==> flow/design.v <==
module caesar_cipher (
   input            clk
  ,input            rst_n
  ,input            ptxt_valid  
  ,input            mode  
  ,input            key_shift_dir_1  
  ,input            key_shift_dir_3  
  ,input      [4:0] key_shift_num_1  
  ,input      [4:0] key_shift_num_3  
  ,input      [7:0] ptxt_char
  ,output reg [7:0] ctxt_char
  ,output reg       err_invalid_key_shift_num
  ,output reg       err_invalid_ptxt_char
  ,output reg       ctx_ready
);
  localparam NUL_CHAR = 8'h00;
  localparam UPPERCASE_A_CHAR = 8'h41;
  localparam UPPERCASE_Z_CHAR = 8'h5A;
  localparam LOWERCASE_A_CHAR = 8'h61;
  localparam LOWERCASE_Z_CHAR = 8'h7A;
  wire       ptxt_char_is_uppercase_letter;
  wire       ptxt_char_is_lowercase_letter;
  wire       ptxt_char_is_letter;
  wire	     err_invalid_key_shift_num_wire;
  wire 	     err_invalid_ptxt_char_wire;
  wire  [4:0] key_shift_num_x;  
  reg  [7:0] sub_letter;
  assign err_invalid_key_shift_num_wire = key_shift_num_1 > 26 || key_shift_num_3 > 26 || key_shift_num_1==key_shift_num_3;
  assign ptxt_char_is_uppercase_letter = (ptxt_char >= UPPERCASE_A_CHAR) &&
                                         (ptxt_char <= UPPERCASE_Z_CHAR);
  assign ptxt_char_is_lowercase_letter = (ptxt_char >= LOWERCASE_A_CHAR) &&
                                         (ptxt_char <= LOWERCASE_Z_CHAR);
  assign ptxt_char_is_letter = ptxt_char_is_uppercase_letter ||
                               ptxt_char_is_lowercase_letter;
  assign err_invalid_ptxt_char_wire = !ptxt_char_is_letter;
  assign key_shift_num_x = (key_shift_num_1 + key_shift_num_3) < 27 ?  (key_shift_num_1 + key_shift_num_3) :  (key_shift_num_1 + key_shift_num_3)  -  5'b11011;
  always @ (*)
    if(!mode) begin  
        if(!key_shift_dir_1 && !key_shift_dir_3) begin
            sub_letter = ptxt_char + {3'b000, key_shift_num_1} + {3'b000, key_shift_num_x} + {3'b000, key_shift_num_3};
            if(ptxt_char_is_uppercase_letter && (sub_letter > UPPERCASE_Z_CHAR))begin
                sub_letter -= 8'h1A;
				if(sub_letter > UPPERCASE_Z_CHAR)begin
					sub_letter -= 8'h1A;
					if(sub_letter > UPPERCASE_Z_CHAR)
						sub_letter -= 8'h1A;
						else 
							sub_letter = sub_letter;
				end
				else 
					sub_letter = sub_letter;
			end 
			else sub_letter = sub_letter;
            if(ptxt_char_is_lowercase_letter && (sub_letter > LOWERCASE_Z_CHAR))begin
                sub_letter -= 8'h1A;
				 if(sub_letter > LOWERCASE_Z_CHAR)begin
					sub_letter -= 8'h1A;
					if(sub_letter > LOWERCASE_Z_CHAR)
						sub_letter -= 8'h1A;
					else 
						sub_letter = sub_letter;
				end
				 else 
					sub_letter = sub_letter;
			end
			else
				sub_letter = sub_letter;
        end
        else if(!key_shift_dir_1 && key_shift_dir_3) begin
            sub_letter = ptxt_char + {3'b000, key_shift_num_1} - {3'b000, key_shift_num_x} - {3'b000, key_shift_num_3};
            if(ptxt_char_is_uppercase_letter && (sub_letter > UPPERCASE_Z_CHAR))begin
                sub_letter -= 8'h1A;
                if(sub_letter > UPPERCASE_Z_CHAR)
                    sub_letter -= 8'h1A;
                else
                    sub_letter = sub_letter;
            end
            else if(ptxt_char_is_lowercase_letter && (sub_letter > LOWERCASE_Z_CHAR))begin
                sub_letter -= 8'h1A;
                if(sub_letter > LOWERCASE_Z_CHAR)
                    sub_letter -= 8'h1A;
                else
                    sub_letter = sub_letter;
            end
            else if(ptxt_char_is_uppercase_letter && (sub_letter < UPPERCASE_A_CHAR)) begin
                sub_letter += 8'h1A;
                if(sub_letter < UPPERCASE_A_CHAR)
                    sub_letter += 8'h1A;
                else
                    sub_letter = sub_letter;
            end
            else if(ptxt_char_is_lowercase_letter && (sub_letter < LOWERCASE_A_CHAR))begin
                sub_letter += 8'h1A;
                if(sub_letter < LOWERCASE_A_CHAR)
                    sub_letter += 8'h1A;
                else
                    sub_letter = sub_letter;
			end
			else 
				sub_letter = sub_letter;
        end
        else if(key_shift_dir_1 && !key_shift_dir_3) begin
            sub_letter = ptxt_char - {3'b000, key_shift_num_1} - {3'b000, key_shift_num_x} + {3'b000, key_shift_num_3};
            if(ptxt_char_is_uppercase_letter && (sub_letter > UPPERCASE_Z_CHAR))begin
                sub_letter -= 8'h1A;
                if(sub_letter > UPPERCASE_Z_CHAR)
                    sub_letter -= 8'h1A;
                else
                    sub_letter = sub_letter;
            end
            else if(ptxt_char_is_lowercase_letter && (sub_letter > LOWERCASE_Z_CHAR))begin
                sub_letter -= 8'h1A;
                if(sub_letter > LOWERCASE_Z_CHAR)
                    sub_letter -= 8'h1A;
                else
                    sub_letter = sub_letter;
            end
            else if(ptxt_char_is_uppercase_letter && (sub_letter < UPPERCASE_A_CHAR))begin
                sub_letter += 8'h1A;
                if(sub_letter < UPPERCASE_A_CHAR)
                    sub_letter += 8'h1A;
                else
                    sub_letter = sub_letter;
            end
            else if(ptxt_char_is_lowercase_letter && (sub_letter < LOWERCASE_A_CHAR))begin
                sub_letter += 8'h1A;
                if(sub_letter < LOWERCASE_A_CHAR)
                    sub_letter += 8'h1A;
                else
                    sub_letter = sub_letter;
            end
			else 
				sub_letter = sub_letter;
        end
		else if(key_shift_dir_1 && key_shift_dir_3) begin
            sub_letter = ptxt_char - {3'b000, key_shift_num_1} + {3'b000, key_shift_num_x} - {3'b000, key_shift_num_3};
            if(ptxt_char_is_uppercase_letter && (sub_letter < UPPERCASE_A_CHAR))begin
                sub_letter += 8'h1A;
				 if((sub_letter < UPPERCASE_A_CHAR))
					sub_letter += 8'h1A;
				else
					sub_letter = sub_letter;
			end
			else
				sub_letter = sub_letter;
            if(ptxt_char_is_lowercase_letter && (sub_letter < LOWERCASE_A_CHAR))begin
                sub_letter += 8'h1A;
				  if((sub_letter < LOWERCASE_A_CHAR))
					sub_letter += 8'h1A;
				  else
					sub_letter = sub_letter;
			end
			else
				sub_letter = sub_letter;
        end
		else
			sub_letter = NUL_CHAR;
    end
    else begin  
        if(!key_shift_dir_1 && !key_shift_dir_3) begin
            sub_letter = ptxt_char - {3'b000, key_shift_num_1} - {3'b000, key_shift_num_x} - {3'b000, key_shift_num_3};
            if(ptxt_char_is_uppercase_letter && (sub_letter < UPPERCASE_A_CHAR || sub_letter > 200))begin
                sub_letter += 8'h1A;
				 if(sub_letter < UPPERCASE_A_CHAR  || sub_letter > 200)begin
					sub_letter += 8'h1A;
					if(sub_letter < UPPERCASE_A_CHAR  || sub_letter > 200 )
						sub_letter += 8'h1A;
					else
						sub_letter = sub_letter;
				end
				else
					sub_letter = sub_letter;
			end
			else
				sub_letter = sub_letter;
            if(ptxt_char_is_lowercase_letter && (sub_letter < LOWERCASE_A_CHAR))begin
                sub_letter += 8'h1A;
				if(sub_letter < LOWERCASE_A_CHAR)begin
					sub_letter += 8'h1A;
					if(sub_letter < LOWERCASE_A_CHAR)
						sub_letter += 8'h1A;
					else
						sub_letter = sub_letter;
				end
				else
					sub_letter = sub_letter;
			end
			else
				sub_letter = sub_letter;			
        end
        else if(!key_shift_dir_1 && key_shift_dir_3) begin
            sub_letter = ptxt_char - {3'b000, key_shift_num_1} + {3'b000, key_shift_num_x} + {3'b000, key_shift_num_3};
            if(ptxt_char_is_uppercase_letter && (sub_letter > UPPERCASE_Z_CHAR))begin
                sub_letter -= 8'h1A;
                if(sub_letter > UPPERCASE_Z_CHAR)
                    sub_letter -= 8'h1A;
                else
                    sub_letter = sub_letter;
            end
            else if(ptxt_char_is_lowercase_letter && (sub_letter > LOWERCASE_Z_CHAR))begin
                sub_letter -= 8'h1A;
                if(sub_letter > LOWERCASE_Z_CHAR)
                    sub_letter -= 8'h1A;
                else
                    sub_letter = sub_letter;
            end
            else if(ptxt_char_is_uppercase_letter && (sub_letter < UPPERCASE_A_CHAR))begin
                sub_letter += 8'h1A;
                if(sub_letter < UPPERCASE_A_CHAR)
                    sub_letter += 8'h1A;
                else
                    sub_letter = sub_letter;
            end
            else if(ptxt_char_is_lowercase_letter && (sub_letter < LOWERCASE_A_CHAR))begin
                sub_letter += 8'h1A;
                if(sub_letter < LOWERCASE_A_CHAR)
                    sub_letter += 8'h1A;
                else
                    sub_letter = sub_letter;
            end
			else
				sub_letter = sub_letter;
        end
        else if(key_shift_dir_1 && !key_shift_dir_3) begin
            sub_letter = ptxt_char + {3'b000, key_shift_num_1} + {3'b000, key_shift_num_x} - {3'b000, key_shift_num_3};
            if(ptxt_char_is_uppercase_letter && (sub_letter > UPPERCASE_Z_CHAR))begin
                sub_letter -= 8'h1A;
                if(sub_letter > UPPERCASE_Z_CHAR)
                    sub_letter -= 8'h1A;
                else
                    sub_letter = sub_letter;
            end
            else if(ptxt_char_is_lowercase_letter && (sub_letter > LOWERCASE_Z_CHAR))begin
                sub_letter -= 8'h1A;
                if(sub_letter > LOWERCASE_Z_CHAR)
                    sub_letter -= 8'h1A;
                else
                    sub_letter = sub_letter;
            end
            else if(ptxt_char_is_uppercase_letter && (sub_letter < UPPERCASE_A_CHAR))begin
                sub_letter += 8'h1A;
                if(sub_letter < UPPERCASE_A_CHAR)
                    sub_letter += 8'h1A;
                else
                    sub_letter = sub_letter;
            end
            else if(ptxt_char_is_lowercase_letter && (sub_letter < LOWERCASE_A_CHAR))begin
                sub_letter += 8'h1A;
                if(sub_letter < LOWERCASE_A_CHAR)
                    sub_letter += 8'h1A;
                else
                    sub_letter = sub_letter;
            end
			else
				sub_letter = sub_letter;
        end
        else if(key_shift_dir_1 && key_shift_dir_3) begin
            sub_letter = ptxt_char + {3'b000, key_shift_num_1} - {3'b000, key_shift_num_x} + {3'b000, key_shift_num_3};
             if(ptxt_char_is_uppercase_letter && (sub_letter > UPPERCASE_Z_CHAR))begin
                sub_letter -= 8'h1A;
				if((sub_letter > UPPERCASE_Z_CHAR))
					sub_letter -= 8'h1A;
				else
					sub_letter = sub_letter;
			end
			else
				sub_letter = sub_letter;
            if(ptxt_char_is_lowercase_letter && (sub_letter > LOWERCASE_Z_CHAR))begin
                sub_letter -= 8'h1A;
				 if((sub_letter > LOWERCASE_Z_CHAR))
					sub_letter -= 8'h1A;
				 else
					sub_letter = sub_letter;
			end
			else
				sub_letter = sub_letter;
        end
		else
			sub_letter = NUL_CHAR;
    end
  always @ (posedge clk or negedge rst_n)
    if(!rst_n)begin
      ctx_ready <= 1'b0;
      ctxt_char <= NUL_CHAR;
      err_invalid_key_shift_num <= 1'b0;
	  err_invalid_ptxt_char <=1'b0;
	  end
    else if(err_invalid_ptxt_char_wire || err_invalid_key_shift_num_wire || !ptxt_valid) begin
      ctx_ready <= 1'b0;
      ctxt_char <= NUL_CHAR;
	  err_invalid_key_shift_num <= 1'b1;
	  err_invalid_ptxt_char <=1'b1;
	  end
    else begin
      ctx_ready <= 1'b1;
      ctxt_char <= sub_letter;
	  err_invalid_key_shift_num <= 1'b0;
	  err_invalid_ptxt_char <=1'b0;
	  end
endmodule
-- Step by step through the tools: caesar_cipher
Tool output for the design above, in the order of the flow.
Lines are those of the file above, counted from 1.
Operators: Yosys type, input widths -> output width; for muxes data width and select width s.
Cell names lack the library's common part.
Not given: n/a
- design top: caesar_cipher
- clock port: clk
- cell library: sky130hd
- timing corner: tt_025C_1v80

-- Elaborated design
Counts by Yosys on the flattened word-level netlist (proc, flatten, opt, wreduce; memories kept). Register bits leave out memories and registers merged into their read ports (data or address); mux counts leave out enables and synchronous resets folded into registers. Print and check cells are left out.
- add/sub/neg operators: 53
- magnitude comparators: 62
- equal/unequal tests: 1
- noted muxes and demuxes: 79
- noted reductions and logical operators: 42
- operator list (cell ; number):
    $mux 8 ; 76
    $gt 8x7->1 const B ; 26
    $lt 8x7->1 const B ; 26
    $add 8x5->8 const B ; 18
    $sub 8x5->8 const B ; 18
    $add 8x5->8 ; 7
    $sub 8x5->8 ; 7
    $logic_and 1x1->1 ; 30
    $gt 8x8->1 const B ; 3
    $ge 8x7->1 const B ; 2
    $le 8x7->1 const B ; 2
    $gt 5x5->1 const B ; 2
    $logic_or 1x1->1 ; 8
    $add 5x5->6 ; 1
    $lt 6x5->1 const B ; 1
    $add 5x5->5 ; 1
    $sub 5x5->5 const B ; 1
    $eq 5x5->1 ; 1
    $mux 5 ; 1
    $logic_not 1->1 ; 4
    $mux 1 ; 2
- bits in registers: 10
- noted bits of input ports: 24
- noted word-level cells: 240

-- Longest topological paths
Longest topological path by Yosys (ltp), each cell counted once; first at word level (registers and memories cut), then after technology mapping (sequential cells cut; the memories' decode and read muxes count).
- word-level depth: 24
- ABC_AREA: 0
- mapped depth at 47
- depth with buffers taken out: 43

-- Netlist
The flow's flattened synthesis, as Yosys stat reports it; memories are mapped. The netlist is that of the ABC_AREA named above (0 if unset); the other value can give another one.
The area totals of this step are shown rounded.
- cells in the netlist at 2302
- noted synthesis area: 16000 um2
- noted sequential area: 250 um2
- noted flip-flops: 10
- noted buffers: 90
- cells by type (cell type ; number ; area in all (um2)):
    ha_1 ; 170 ; 2127.04
    xnor2_1 ; 142 ; 1.24E+03
    a21oi_1 ; 174 ; 870.835
    nor2_1 ; 228 ; 855.821
    nand2_1 ; 225 ; 844.56
    o21ai_0 ; 137 ; 685.658
    inv_1 ; 128 ; 480.461
    mux2i_1 ; 44 ; 440.422
    nor3_1 ; 78 ; 390.374
    xor2_1 ; 44 ; 385.37
    nand3_1 ; 73 ; 365.35
    fa_1 ; 15 ; 300.288
    a211oi_1 ; 38 ; 285.274
    o211ai_1 ; 36 ; 270.259
    dfrtp_1 ; 10 ; 250.24
    a21o_1 ; 30 ; 225.216
    nor2b_1 ; 36 ; 225.216
    clkbuf_1 ; 58 ; 217.709
Other cell types: 111; their cells: 636.

-- Worst setup path after synthesis
Path of least setup slack by OpenSTA after synthesis, without wires, with an ideal clock, recovery checks aside; 20% of the period is set as input and as output delay. Where synthesis merged equal registers, the netlist keeps one of their names.
- kind: input to register
- from: input key_shift_num_1[0]
- to: register ctxt_char[1]
- period: 14000 ps
- external input delay: 2800 ps
- noted time at the first pin: 2800 ps
- arrival time: 12614 ps
- noted required time: 13899 ps
- path slack at 1285 ps
- path delay at 9915 ps
- noted driving pins on the path: 47
- synthesis period reached: 12715 ps
"path delay" = arrival - input delay + setup time.
"driving pins on the path" counts driving pins, that of a launching flip-flop among them; a cell with two outputs on the path counts twice.
"synthesis period reached" is the clock period less the worst setup slack; recovery checks do not enter. This is arithmetic on one report: input and output delays are still those of the set period (20% each).
Between the ends stands the longest chain of elaborated cells between them, by number of cells; it is not shown to be the way that was timed. Of several equally long chains one is given.
A line is the first line of the expression or statement that the cell stems from. Yosys adds cells for indexed reads and writes and turns some case tables into memories.
A register here has more assigning lines than the two given.
- cell sequence: ha_1 -> fa_1 -> and3_1 -> nor3_1 -> nor2_1 -> a21oi_1 -> mux2i_1 -> inv_1 -> fa_1 -> xor2_1 -> ha_1 -> clkbuf_1 -> nor2_1 -> a21oi_1 -> xnor2_1 -> clkbuf_1 -> ha_1 -> clkbuf_1 -> [... 11 more ...] -> a31oi_1 -> nor2_1 -> a21oi_1 -> inv_1 -> ha_1 -> o2111ai_1 -> a211oi_1 -> a211oi_4 -> a2111oi_1 -> nor4_2 -> xnor2_2 -> nor2_2 -> nor4_2 -> or2_1 -> a21oi_2 -> xnor2_1 -> o2111a_1 -> nor4_1
- noted cells in the longest elaborated chain: 24
- elaborated cells between the ends (all ways): 219
- those cells by class: add/sub (53); compare (57); eq/ne (1); mux (77); reduce/logical (31)
- RTL lines, path after synthesis (item ; RTL line ; text):
    start: declaration ; 8 ; ,input      [4:0] key_shift_num_1
    $add 5x5->5 ; 36 ; assign key_shift_num_x = (key_shift_num_1 + key_shift_num_3) < 27 ?  (key_shift_num_1 + key_shift_num_3) :  (k ...
    $sub 5x5->5 ; 36 ;
    $mux 5 ; 36 ;
    $add 8x5->8 ; 136 ; sub_letter = ptxt_char - {3'b000, key_shift_num_1} + {3'b000, key_shift_num_x} - {3'b000, key_shift_num_3};
    $sub 8x5->8 ; 136 ;
    $add 8x5->8 ; 138 ; sub_letter += 8'h1A;
    $add 8x5->8 ; 140 ; sub_letter += 8'h1A;
    [... 10 more ...] ; n/a ;
    $mux 8 ; 146 ; if(ptxt_char_is_lowercase_letter && (sub_letter < LOWERCASE_A_CHAR))begin
    $mux 8 ; 135 ; else if(key_shift_dir_1 && key_shift_dir_3) begin
    $mux 8 ; 102 ; else if(key_shift_dir_1 && !key_shift_dir_3) begin
    $mux 8 ; 69 ; else if(!key_shift_dir_1 && key_shift_dir_3) begin
    $mux 8 ; 39 ; if(!key_shift_dir_1 && !key_shift_dir_3) begin
    $mux 8 ; 38 ; if(!mode) begin
    $mux 8 ; 288 ; else if(err_invalid_ptxt_char_wire || err_invalid_key_shift_num_wire || !ptxt_valid) begin
    end: assignment ; 290 ; ctxt_char <= NUL_CHAR;
    end: assignment ; 296 ; ctxt_char <= sub_letter;
    end: declaration ; 11 ; ,output reg [7:0] ctxt_char

-- Worst path after layout
Path of least setup slack in the final report of flow run 1 (OpenROAD, finished layout, wires in). Where an end is a register, its clock arrival counts in the times.
The report prints the path's times to 10 ps; the period is as set.
- kind: input to register
- from: input key_shift_num_3[1]
- to: register ctxt_char[2]
- period: 13600 ps
- external input delay: 2720 ps
- noted time at the first pin: 2720 ps
- arrival time: 13080 ps
- noted required time: 13710 ps
- path slack at 630 ps
- noted driving pins on the path: 41
Between the ends stands the longest chain of elaborated cells between them, by number of cells; it is not shown to be the way that was timed. Of several equally long chains one is given.
A register here has more assigning lines than the two given.
- cell sequence: clkdlybuf4s50_1 -> ha_1 -> a21o_1 -> a211o_1 -> nand2_1 -> nor2_1 -> a21oi_1 -> mux2i_1 -> buf_4 -> inv_1 -> fa_1 -> o21bai_1 -> a21oi_1 -> xnor2_1 -> ha_1 -> o21a_1 -> a21oi_1 -> o31a_1 -> [... 5 more ...] -> buf_4 -> a211oi_2 -> xnor2_1 -> a21oi_4 -> ha_1 -> o2111ai_1 -> a211oi_1 -> a211oi_4 -> a2111oi_1 -> nor4_2 -> xnor2_2 -> nor2_2 -> nor4_2 -> o21ai_0 -> and3_1 -> o31a_1 -> o21ai_1 -> o311ai_1
- noted cells in the longest elaborated chain: 24
- elaborated cells between the ends (all ways): 217
- those cells by class: add/sub (51); compare (57); eq/ne (1); mux (77); reduce/logical (31)
- RTL lines, path after layout (item ; RTL line ; text):
    start: declaration ; 9 ; ,input      [4:0] key_shift_num_3
    $add 5x5->6 ; 36 ; assign key_shift_num_x = (key_shift_num_1 + key_shift_num_3) < 27 ?  (key_shift_num_1 + key_shift_num_3) :  (k ...
    $lt 6x5->1 ; 36 ;
    $mux 5 ; 36 ;
    $add 8x5->8 ; 136 ; sub_letter = ptxt_char - {3'b000, key_shift_num_1} + {3'b000, key_shift_num_x} - {3'b000, key_shift_num_3};
    $sub 8x5->8 ; 136 ;
    $add 8x5->8 ; 138 ; sub_letter += 8'h1A;
    $add 8x5->8 ; 140 ; sub_letter += 8'h1A;
    [... 10 more ...] ; n/a ;
    $mux 8 ; 146 ; if(ptxt_char_is_lowercase_letter && (sub_letter < LOWERCASE_A_CHAR))begin
    $mux 8 ; 135 ; else if(key_shift_dir_1 && key_shift_dir_3) begin
    $mux 8 ; 102 ; else if(key_shift_dir_1 && !key_shift_dir_3) begin
    $mux 8 ; 69 ; else if(!key_shift_dir_1 && key_shift_dir_3) begin
    $mux 8 ; 39 ; if(!key_shift_dir_1 && !key_shift_dir_3) begin
    $mux 8 ; 38 ; if(!mode) begin
    $mux 8 ; 288 ; else if(err_invalid_ptxt_char_wire || err_invalid_key_shift_num_wire || !ptxt_valid) begin
    end: assignment ; 290 ; ctxt_char <= NUL_CHAR;
    end: assignment ; 296 ; ctxt_char <= sub_letter;
    end: declaration ; 11 ; ,output reg [7:0] ctxt_char

Hand-over note for caesar_cipher

Top module caesar_cipher; platform sky130hd; tools Yosys and OpenROAD; 3 stored runs in no particular order. Input and output delays are each 20% of the period that was set; the output load is 0.01 pF.
"time used up by the worst setup path" is the time allowed to the run's worst setup path (the clock period less input and output delay, where it has them) less its slack. Clock arrival times count: a late capture clock shortens it, a late launch clock lengthens it.
"time used up by the worst setup path" is known to 10 ps.
Measured values are rounded.

Flow run 1

==> flow/run.sh <==
#!/bin/bash
# the make line also repeats the synthesis and layout settings of config.mk as NAME=value (left out here)
make -C /OpenROAD-flow-scripts/flow DESIGN_CONFIG=/design/flow/config.mk WORK_HOME=/design/flow/orfs CLKGATE_MAP_FILE= finish
==> flow/config.mk <==
export PLATFORM = sky130hd
export DESIGN_NAME = caesar_cipher
export DESIGN_NICKNAME = caesar_cipher
export VERILOG_FILES = /design/flow/design.v
export SDC_FILE = /design/flow/constraint.sdc
export NUM_CORES = 4
export LEC_CHECK = 0
export CAP_MARGIN = 20
export CORE_MARGIN = 2
export CORE_UTILIZATION = 35
export SLEW_MARGIN = 20
==> flow/constraint.sdc <==
create_clock -name core_clock -period 13.6 [get_ports {clk}]
set_input_delay 2.7200 -clock core_clock [delete_from_list [all_inputs] [get_ports {clk}]]
set_output_delay 2.7200 -clock core_clock [all_outputs]
set_load 0.01 [all_outputs]

Measured in flow run 1:
- Yosys chip area after synthesis: 16000 um2
- overall die area: 47000 um2
- final design utilization: 38%
- setup slack of the worst path at 630 ps
- noted the time used up by the worst setup path: 10250 ps
- critical path type: input to register

Flow run 2

==> flow/run.sh <==
#!/bin/bash
# the make line also repeats the synthesis and layout settings of config.mk as NAME=value (left out here)
make -C /OpenROAD-flow-scripts/flow DESIGN_CONFIG=/design/flow/config.mk WORK_HOME=/design/flow/orfs CLKGATE_MAP_FILE= finish
==> flow/config.mk <==
export PLATFORM = sky130hd
export DESIGN_NAME = caesar_cipher
export DESIGN_NICKNAME = caesar_cipher
export VERILOG_FILES = /design/flow/design.v
export SDC_FILE = /design/flow/constraint.sdc
export NUM_CORES = 4
export LEC_CHECK = 0
export CAP_MARGIN = 20
export CORE_MARGIN = 2
export CORE_UTILIZATION = 40
export PLACE_DENSITY_LB_ADDON = 0.1
export SLEW_MARGIN = 40
==> flow/constraint.sdc <==
create_clock -name core_clock -period 14.0 [get_ports {clk}]
set_input_delay 2.8000 -clock core_clock [delete_from_list [all_inputs] [get_ports {clk}]]
set_output_delay 2.8000 -clock core_clock [all_outputs]
set_load 0.01 [all_outputs]

Measured in flow run 2:
- Yosys chip area after synthesis: 16000 um2
- overall die area: 41000 um2
- final design utilization: 44%
- setup slack of the worst path at 680 ps
- noted the time used up by the worst setup path: 10520 ps
- critical path type: input to register

Flow run 3

==> flow/run.sh <==
#!/bin/bash
# the make line also repeats the synthesis and layout settings of config.mk as NAME=value (left out here)
make -C /OpenROAD-flow-scripts/flow DESIGN_CONFIG=/design/flow/config.mk WORK_HOME=/design/flow/orfs CLKGATE_MAP_FILE= finish
==> flow/config.mk <==
export PLATFORM = sky130hd
export DESIGN_NAME = caesar_cipher
export DESIGN_NICKNAME = caesar_cipher
export VERILOG_FILES = /design/flow/design.v
export SDC_FILE = /design/flow/constraint.sdc
export NUM_CORES = 4
export LEC_CHECK = 0
export CAP_MARGIN = 20
export CELL_PAD_IN_SITES_GLOBAL_PLACEMENT = 1
export CORE_ASPECT_RATIO = 0.59
export CORE_MARGIN = 3
export CORE_UTILIZATION = 37
export CTS_CLUSTER_DIAMETER = 370
export CTS_CLUSTER_SIZE = 19
export GPL_ROUTABILITY_DRIVEN = 1
export GPL_TIMING_DRIVEN = 1
export HOLD_SLACK_MARGIN = 0.25
export PLACE_DENSITY_LB_ADDON = 0.26
export SETUP_SLACK_MARGIN = -0.19
export SLEW_MARGIN = 40
==> flow/constraint.sdc <==
create_clock -name core_clock -period 8.63 [get_ports {clk}]
set_input_delay 1.7260 -clock core_clock [delete_from_list [all_inputs] [get_ports {clk}]]
set_output_delay 1.7260 -clock core_clock [all_outputs]
set_load 0.01 [all_outputs]

Measured in flow run 3:
- Yosys chip area after synthesis: 16000 um2
- overall die area: 45000 um2
- final design utilization: 62%
- setup slack of the worst path at -1500 ps
- noted the time used up by the worst setup path: 8410 ps
- critical path type: input to register

End of note.
